==> flow/design.v <==
module alu(
    input   wire    [4:0]   opcode,
    input   wire    [15:0]  a,
    input   wire    [15:0]  b,
    output  logic   [15:0]  out
);
always_comb begin
    casez (opcode)
        5'd0:    out = a + b;
        5'd1:    out = a - b;
        5'd2:    out = $signed(a) * $signed(b);
        5'd3:    out = a & b;
        5'd4:     out = a | b;
        5'd5:    out = a ^ b;
        5'd6:    out = a << b;
        5'd7:    out = a >> b;
        5'd8:   out = $signed(a) >>> b;
        5'd9:     out = 16'(a == b);
        5'd10:    out = 16'(a != b);
        5'd11:     out = 16'($signed(a) < $signed(b));
        5'd12:     out = 16'($signed(a) <= $signed(b));
        5'd13:     out = 16'($signed(a) > $signed(b));
        5'd14:     out = 16'($signed(a) >= $signed(b));
        5'd15:    out = 16'(a < b);
        default: out = 16'b0;
    endcase
end
endmodule
module stack
#(
    parameter WIDTH = 5,  
    parameter SIZE  = 32
)
(
    input wire clk,
    input wire [WIDTH-1:0] mem_dout_addr0,
    output wire [15:0] mem_dout0,
    input wire [WIDTH-1:0] mem_dout_addr1,
    output wire [15:0] mem_dout1,
    input wire we,
    input wire [WIDTH-1:0] mem_din_addr,
    input wire [15:0] mem_din
);
reg [15:0] data [SIZE-1:0];
always @(posedge clk) begin
    if (we) begin
        data[mem_din_addr] <= mem_din;
    end
end
assign mem_dout0 = data[mem_dout_addr0];  
assign mem_dout1 = data[mem_dout_addr1];  
endmodule
module rstack
#(
    parameter WIDTH         = 4,
    parameter SIZE          = 16,
    parameter DATA_WIDTH    = 13
)
(
    input   wire                    clk,
    input   wire [WIDTH-1:0]        mem_dout_addr,
    output  wire [DATA_WIDTH-1:0]   mem_dout,
    input   wire                    we,
    input   wire [WIDTH-1:0]        mem_din_addr,
    input   wire [DATA_WIDTH-1:0]   mem_din
);
reg [DATA_WIDTH-1:0] data [SIZE-1:0];
always @(posedge clk) begin
    if (we) begin
        data[mem_din_addr] <= mem_din;
    end
end
assign mem_dout = data[mem_dout_addr];  
endmodule
module cpu
#(
    parameter CODE_ADDR_WIDTH   = 13,
    parameter DATA_ADDR_WIDTH   = 13,
    parameter STACK_DEPTH       = 5,
    parameter RSTACK_DEPTH      = 4,
    parameter FP                = (1 << 13) - (1 << 6) * 6 - 16 - 16 * 4
)
(
    input   wire                        clk,
    input   wire                        reset,           
    input   wire                        resume,          
    output  wire [CODE_ADDR_WIDTH-1:0]  code_addr,       
    input   wire [15:0]                 instruction,     
    output  wire [DATA_ADDR_WIDTH-1:0]  mem_addr,        
    input   wire [15:0]                 mem_din,         
    output  wire                        mem_dout_we,     
    output  wire [15:0]                 mem_dout         
);
reg     [STACK_DEPTH-1:0] sp;    
logic   [STACK_DEPTH-1:0] sp_new;
wire    [STACK_DEPTH-1:0] sp_plus_1  = sp + 1;
wire    [STACK_DEPTH-1:0] sp_minus_1 = sp - 1;
wire    [15:0] stack_top;        
logic   [15:0] stack_top_new;
wire    [15:0] stack_pre_top;    
logic write_to_stack;            
stack #(
    .WIDTH(STACK_DEPTH),
    .SIZE(1 << STACK_DEPTH)
)
stack(
    .clk(clk),
    .mem_dout_addr0(sp),
    .mem_dout0(stack_top),
    .mem_dout_addr1(sp_minus_1),
    .mem_dout1(stack_pre_top),
    .we(write_to_stack),
    .mem_din_addr(sp_new),
    .mem_din(stack_top_new)
);
reg     [RSTACK_DEPTH-1:0] rsp;              
logic   [RSTACK_DEPTH-1:0] rsp_new;
reg     [CODE_ADDR_WIDTH-1:0] rstack_top;    
logic   [CODE_ADDR_WIDTH-1:0] rstack_top_new;
logic write_to_rstack;                       
rstack #(
    .WIDTH(RSTACK_DEPTH),
    .SIZE(1 << RSTACK_DEPTH),
    .DATA_WIDTH(CODE_ADDR_WIDTH)
)
rstack(
    .clk(clk),
    .mem_dout_addr(rsp),
    .mem_dout(rstack_top),
    .we(write_to_rstack),
    .mem_din_addr(rsp_new),
    .mem_din(rstack_top_new)
);
wire [15:0] instr       = reset ? 18944 : instruction;  
wire [15:0] instr_simm9 = {{7{instr[8]}}, instr[8:0]};
wire [15:0] instr_imm13 = {3'b0, instr[12:0]};
wire [4:0]  opcode      = instr[14:10];
wire cmd_type   = instr[15];     
wire mode       = instr[9];      
reg     [CODE_ADDR_WIDTH-1:0] pc;    
logic   [CODE_ADDR_WIDTH-1:0] pc_new;
wire    [CODE_ADDR_WIDTH-1:0] pc_plus_1 = pc + 1;
wire    [CODE_ADDR_WIDTH-1:0] pc_jz     = (~|stack_top) ? instr_imm13[12:0] : pc_plus_1;
reg     [DATA_ADDR_WIDTH-1:0] fp;    
logic   [DATA_ADDR_WIDTH-1:0] fp_new;
reg     wait_flag;
logic   wait_flag_new;
assign code_addr = pc_new;
wire [DATA_ADDR_WIDTH-1:0] mem_abs_addr =  (mode ?
                                            fp :
                                            stack_top[DATA_ADDR_WIDTH-1:0]
                                            ) + instr_simm9[DATA_ADDR_WIDTH-1:0];
assign mem_dout_we   = (!cmd_type && opcode == 5'd17) ? 1'b1 : 1'b0;
assign mem_dout      = mode ? stack_top : stack_pre_top;
assign mem_addr = mem_abs_addr;
wire [15:0] alu_x = mode ? stack_top : stack_pre_top;
wire [15:0] alu_y = mode ? instr_simm9 : stack_top;
wire [15:0] alu_out;
wire is_alu = !cmd_type && opcode < 5'd16;
alu alu(
    .opcode(opcode),
    .a(alu_x),
    .b(alu_y),
    .out(alu_out)
);
always_comb begin
    casez ({cmd_type, opcode, wait_flag, resume})
        8'b?_??_???_?_1:     pc_new = pc_plus_1;          
        8'b?_??_???_1_0,                                  
        {1'b0, 5'd23, 2'b0}: pc_new = pc;                 
        8'b1_00_???_0_0,                                  
        8'b1_10_???_0_0:     pc_new = instr_imm13[12:0];  
        8'b1_01_???_0_0:     pc_new = pc_jz;              
        {1'b0, 5'd20, 2'b0}:  pc_new = rstack_top;         
        default:             pc_new = pc_plus_1;
    endcase
end
always_comb begin
    case ({cmd_type, opcode})
        {1'b0, 5'd18}: fp_new = fp - instr_simm9[DATA_ADDR_WIDTH-1:0];
        {1'b0, 5'd20}:    fp_new = fp + instr_simm9[DATA_ADDR_WIDTH-1:0];
        {1'b0, 5'd19}: fp_new = stack_top[DATA_ADDR_WIDTH-1:0];
        default:         fp_new = fp;
    endcase
end
always_comb begin
    casez ({cmd_type, opcode})
        6'b1_10_???: rstack_top_new = pc_plus_1;  
        default:     rstack_top_new = DATA_ADDR_WIDTH'('x);
    endcase
end
always_comb begin
    casez ({cmd_type, opcode})
        6'b1_10_???:  rsp_new = rsp + 1;  
        {1'b0, 5'd20}: rsp_new = rsp - 1;
        default:      rsp_new = rsp;
    endcase
end
always_comb begin
    casez ({cmd_type, opcode})
        6'b1_10_???: write_to_rstack = 1'b1;  
        default:     write_to_rstack = 1'b0;
    endcase
end
always_comb begin
    casez ({cmd_type, is_alu, opcode})
        {2'b00, 5'd16},
        7'b01?????:         sp_new = mode ? sp : sp_minus_1;     
        {2'b00, 5'd17}:    sp_new = mode ? sp_minus_1 : sp - 2;
        {2'b00, 5'd19},
        {7'b10_01_???}:     sp_new = sp_minus_1;                 
        {2'b00, 5'd21},
        {2'b00, 5'd22},
        7'b10_11_???:       sp_new = sp_plus_1;                  
        default:            sp_new = sp;                         
    endcase
end
always_comb begin
    casez ({cmd_type, is_alu, opcode})
        7'b01?????:         stack_top_new = alu_out;         
        {2'b00, 5'd21}: stack_top_new = instr_simm9;
        {2'b00, 5'd22}:  stack_top_new = mem_din;
        7'b10_11_???:       stack_top_new = instr_imm13;     
        default:            stack_top_new = 16'bx;
    endcase
end
always_comb begin
    casez ({cmd_type, is_alu, opcode})
        7'b01?????,                                  
        {2'b00, 5'd21},
        {2'b00, 5'd22},
        7'b10_11_???:       write_to_stack = 1'b1;   
        default:            write_to_stack = 1'b0;
    endcase
end
always_comb begin
    casez({cmd_type, opcode, resume})
        {1'b0, 5'd23, 1'b0}: wait_flag_new = 1'b1;
        {7'b?_?????_1}:      wait_flag_new = 1'b0;
        default:             wait_flag_new = wait_flag;
    endcase
end
always_ff @(posedge clk) begin
    if (reset) begin
        pc  <= {CODE_ADDR_WIDTH{1'b1}};
        sp  <= STACK_DEPTH'(0);
        rsp <= RSTACK_DEPTH'(0);
        fp  <= DATA_ADDR_WIDTH'(FP);
        wait_flag <= 1'b0;
    end else begin
        pc  <= pc_new;
        sp  <= sp_new;
        rsp <= rsp_new;
        fp  <= fp_new;
        wait_flag <= wait_flag_new;
    end
end
endmodule
## Step by step through the tools: cpu

What the tools print for cpu, step after step.
Line numbers count from 1 in the design file above.
Operators: Yosys type, input widths -> output width; for muxes data width and select width s.
Library cell names are shortened.
A cell with - has no value.

- Top module: cpu
- Clock input: clk
- Standard-cell library: sky130hd
- Corner: tt_025C_1v80

## Elaborated design

Source: Yosys, flattened and elaborated, memories not mapped. Widths are those after wreduce. Print and check cells do not count.
Memory sizes are those after Yosys's memory passes, which may raise the word count (mostly to a power of two), join words into wider ones and drop unused or constant bits.

- Register bits after elaboration: 36
- Word width x clocked read ports: 29
- Cells after elaboration: 107
- RAM bits: 720
- Output and inout port bits: 43
- Memory cells: 2
- Input port bits: 35

- Reduce/logical cells: 13
- $mul: 1
- Mux-type cells: 26
- Order comparisons: 6
- Bitwise logic cells: 3
- Shifts and indexed selects: 3
- Eq/ne operators: 37
- $add $sub $neg: 11

Memories:

| name | words | width | rd ports | write ports | RTL line | text |
|---|---|---|---|---|---|---|
| stack.data | 32 | 16 | 2 | 1 | 44 | `reg [15:0] data [SIZE-1:0];` |
| rstack.data | 16 | 13 | 1 | 1 | 67 | `reg [DATA_WIDTH-1:0] data [SIZE-1:0];` |

Operators by type and width:

| kind | count |
|---|---|
| $mul 16x16->16 | 1 |
| $pmux 16 s16 | 1 |
| $pmux 16 s4 | 1 |
| $mux 16 | 4 |
| $pmux 13 s4 | 1 |
| $mux 13 | 4 |
| $eq 5x4->1 const B | 8 |
| $pmux 13 s3 | 1 |
| $eq 7x5->1 const B | 5 |
| $lt 16x16->1 | 2 |
| $add 13x13->13 | 2 |
| $eq 5x3->1 const B | 4 |
| $eq 5x5->1 const B | 4 |
| $pmux 5 s4 | 1 |
| $mux 5 | 4 |
| $eq 6x5->1 const B | 3 |
| $add 16x16->16 | 1 |
| $sub 16x16->16 | 1 |
| $ge 16x16->1 | 1 |
| $gt 16x16->1 | 1 |
| $le 16x16->1 | 1 |
| $eq 16x16->1 | 1 |
| $ne 16x16->1 | 1 |
| $and 16x16->16 | 1 |
| $or 16x16->16 | 1 |
| $xor 16x16->16 | 1 |
| $shl 16x16->16 | 1 |
| $shr 16x16->16 | 1 |

Not listed: further kinds 30, cells in them 42.

## Depth

Depth = most cells in a row (Yosys ltp): at word level without a register or memory, in the mapped netlist without a sequential cell, where the memories' decode and read muxes count.

- Word-level depth: 7
- ABC_AREA: 0
- Gate-level depth with buffers: 41

## Synthesis result

Source: synth_stat.txt of the flow (Yosys; design flattened, memories mapped). It holds for the ABC_AREA given above (unset counts as 0); a run with the other value may have another netlist.

- Standard cells after synthesis: 3301
- Chip area (Yosys): 44813.0 um2
- Flip-flops: 756

Cells by type:

| cell type | count |
|---|---|
| edfxtp_1 | 720 |
| mux4_2 | 316 |
| ha_1 | 144 |
| fa_1 | 83 |
| mux2i_1 | 110 |
| nor2_1 | 245 |
| nand2_1 | 242 |
| inv_1 | 212 |
| dfxtp_1 | 36 |
| a21oi_1 | 109 |
| o21ai_0 | 109 |
| xnor2_1 | 59 |
| clkbuf_1 | 111 |
| nand3_1 | 64 |
| a21o_1 | 42 |
| buf_6 | 26 |
| xor2_1 | 29 |
| a22oi_1 | 32 |

Other cell types: 84; their cells: 612.
The figures by module come from a second, unflattened synthesis with its own total; it is not the netlist above.

- Cell total of the unflattened synthesis: 3822
- Area (unflattened synthesis): 45842.7 um2

Each row is one instance without its submodules.

By module:

| module | cells | area (um2) | instances |
|---|---|---|---|
| stack | 1696 | 24796.3 | 1 |
| alu | 1171 | 8383.0 | 1 |
| rstack | 342 | 7982.7 | 1 |
| cpu | 613 | 4680.7 | 1 |

## Path before layout

OpenSTA on the mapped netlist: ideal clock, no wires. The path of least setup slack (recovery checks aside). Input and output delay are each 20% of the period. Register names are those of the netlist, which keeps one name where synthesis merged equal registers.

- Path type: reg-to-reg
- From: register sp[0]
- To: memory stack.data[0][15]
- Data arrival time: 9.260 ns
- Setup slack: 0.396 ns
- Launch time at the first pin: 0.000 ns
- Stages on the path: 37
- Library setup time: 0.343 ns
- Path buffers: 11
- Path delay: 9.603 ns
- Clock period: 10.0 ns
- Synthesis period reached: 9.604 ns

"path delay" = arrival - input delay + setup time.
"stages on the path" counts driving pins, that of a launching flip-flop among them; a cell with two outputs on the path counts twice.
"synthesis period reached" is the clock period less the worst setup slack; recovery checks do not enter. This is arithmetic on one report: input and output delays are still those of the set period (20% each).

- Cells stage by stage: dfxtp_1 buf_6 buf_6 buf_8 buf_8 buf_6 clkinv_1 ha_1 buf_4 buf_2 buf_4 buf_2 buf_1 mux4_2 mux4_2 o22ai_1 a21oi_1 buf_2 ha_1 fa_1 inv_1 fa_1 inv_1 fa_1 fa_1 fa_1 inv_1 fa_1 inv_1 ha_1 and3_1 a211o_1 a21o_1 a21oi_1 xnor2_1 o221ai_1 a211o_1

Ends and longest elaborated chain, post-synthesis:

| item | RTL line | text |
|---|---|---|
| start, declared | 94 | `reg     [STACK_DEPTH-1:0] sp;` |
| start, assigned | 246 | `sp  <= STACK_DEPTH'(0);` |
| start, assigned | 252 | `sp  <= sp_new;` |
| end, declared | 44 | `reg [15:0] data [SIZE-1:0];` |

No chain of elaborated cells between the ends is given.
Nets of the timed path that keep an RTL name, with a line that drives or declares them; the list need not be complete.

Named nets, post-synthesis:

| net | RTL line | text |
|---|---|---|
| mem_dout[6] | 154 | `assign mem_dout      = mode ? stack_top : stack_pre_top;` |

## Worst path after layout

From the final timing report of job 1: the path of least setup slack in the routed layout; clock arrival at registers is part of the times.

- Path type: reg-to-reg
- From: register sp[0]
- To: memory stack.data[15][13]
- Path buffers: 8
- Clock period: 6.62 ns
- Setup slack: -1.76 ns
- Data arrival time: 8.75 ns
- Launch time at the first pin: 0.66 ns
- Library setup time: 0.24 ns
- Stages on the path: 32

- Cells stage by stage: dfxtp_4 buf_12 clkinv_8 ha_4 buf_12 buf_12 mux4_2 mux4_2 mux2i_4 a21oi_2 buf_6 buf_4 nand2_1 fa_1 fa_1 fa_2 fa_1 inv_1 fa_1 inv_1 fa_1 inv_1 ha_4 and3_1 a211o_1 buf_4 xor2_4 a221o_1 a221oi_2 buf_4 nand2_8 clkbuf_16

Ends and longest elaborated chain, after layout:

| item | RTL line | text |
|---|---|---|
| start, declared | 94 | `reg     [STACK_DEPTH-1:0] sp;` |
| start, assigned | 246 | `sp  <= STACK_DEPTH'(0);` |
| start, assigned | 252 | `sp  <= sp_new;` |
| end, declared | 44 | `reg [15:0] data [SIZE-1:0];` |

No chain of elaborated cells between the ends is given.
Nets of the timed path that keep an RTL name, with a line that drives or declares them; the list need not be complete.

Named nets, after layout:

| net | RTL line | text |
|---|---|---|
| stack.mem_din[13] | 219 | `casez ({cmd_type, is_alu, opcode})` |

Hand-over note for cpu

Design cpu on sky130hd. What follows are 3 stored runs of the flow, each under its own settings; their order means nothing. The constraints put input and output delay at 20% of the set period each and load the outputs with 0.01 pF.
"achieved clock period" means the clock period less the worst setup slack. The figure is calculated, with input and output delays left at 20% of the set period.
By "power consumption" is meant OpenSTA's value without simulated activity: inputs other than the clock are taken to toggle once in ten clock periods, and the tool carries that through the logic.

### Job 1

Settings: `CORE_UTILIZATION=40`, `period_ns=6.62`, `CAP_MARGIN=20`, `CORE_MARGIN=2`, `SLEW_MARGIN=20`

- Power consumption: 23.629 mW
- Std-cell area (final layout): 56386.6 um2
- Die size: 114724.0 um2
- Post-route utilization: 50.9 %
- Worst hold slack in the final report: 0.522 ns
- Area of the synthesized netlist: 44813.0 um2
- Achieved clock period: 8.380 ns
- Lowest setup slack: -1.760 ns

### Job 2

Settings: `ABC_AREA=1`, `CAP_MARGIN=15`, `CELL_PAD_IN_SITES_GLOBAL_PLACEMENT=0`, `CORE_MARGIN=5`, `CORE_UTILIZATION=56`, `CTS_CLUSTER_SIZE=76`, `GPL_ROUTABILITY_DRIVEN=1`, `GPL_TIMING_DRIVEN=1`, `HOLD_SLACK_MARGIN=0.01`, `MAX_ROUTING_LAYER=met4`, `MIN_ROUTING_LAYER=met1`, `PLACE_DENSITY=0.91`, `SETUP_SLACK_MARGIN=-0.29`, `TNS_END_PERCENT=85`, `period_ns=6.8`, `SLEW_MARGIN=20`

- Area of the synthesized netlist: 47580.6 um2
- Worst hold slack in the final report: 0.519 ns
- Power consumption: 20.415 mW
- Achieved clock period: 7.667 ns
- Post-route utilization: 66.5 %
- Lowest setup slack: -0.867 ns
- Std-cell area (final layout): 56334.0 um2
- Die size: 90896.2 um2

### Job 3

Settings: `CORE_UTILIZATION=40`, `period_ns=9.73`, `CAP_MARGIN=20`, `CORE_MARGIN=2`, `SLEW_MARGIN=20`

- Worst hold slack in the final report: 0.514 ns
- Area of the synthesized netlist: 44813.0 um2
- Power consumption: 14.266 mW
- Post-route utilization: 46.3 %
- Achieved clock period: 9.294 ns
- Die size: 114724.0 um2
- Lowest setup slack: 0.436 ns
- Std-cell area (final layout): 51257.9 um2

End of note.
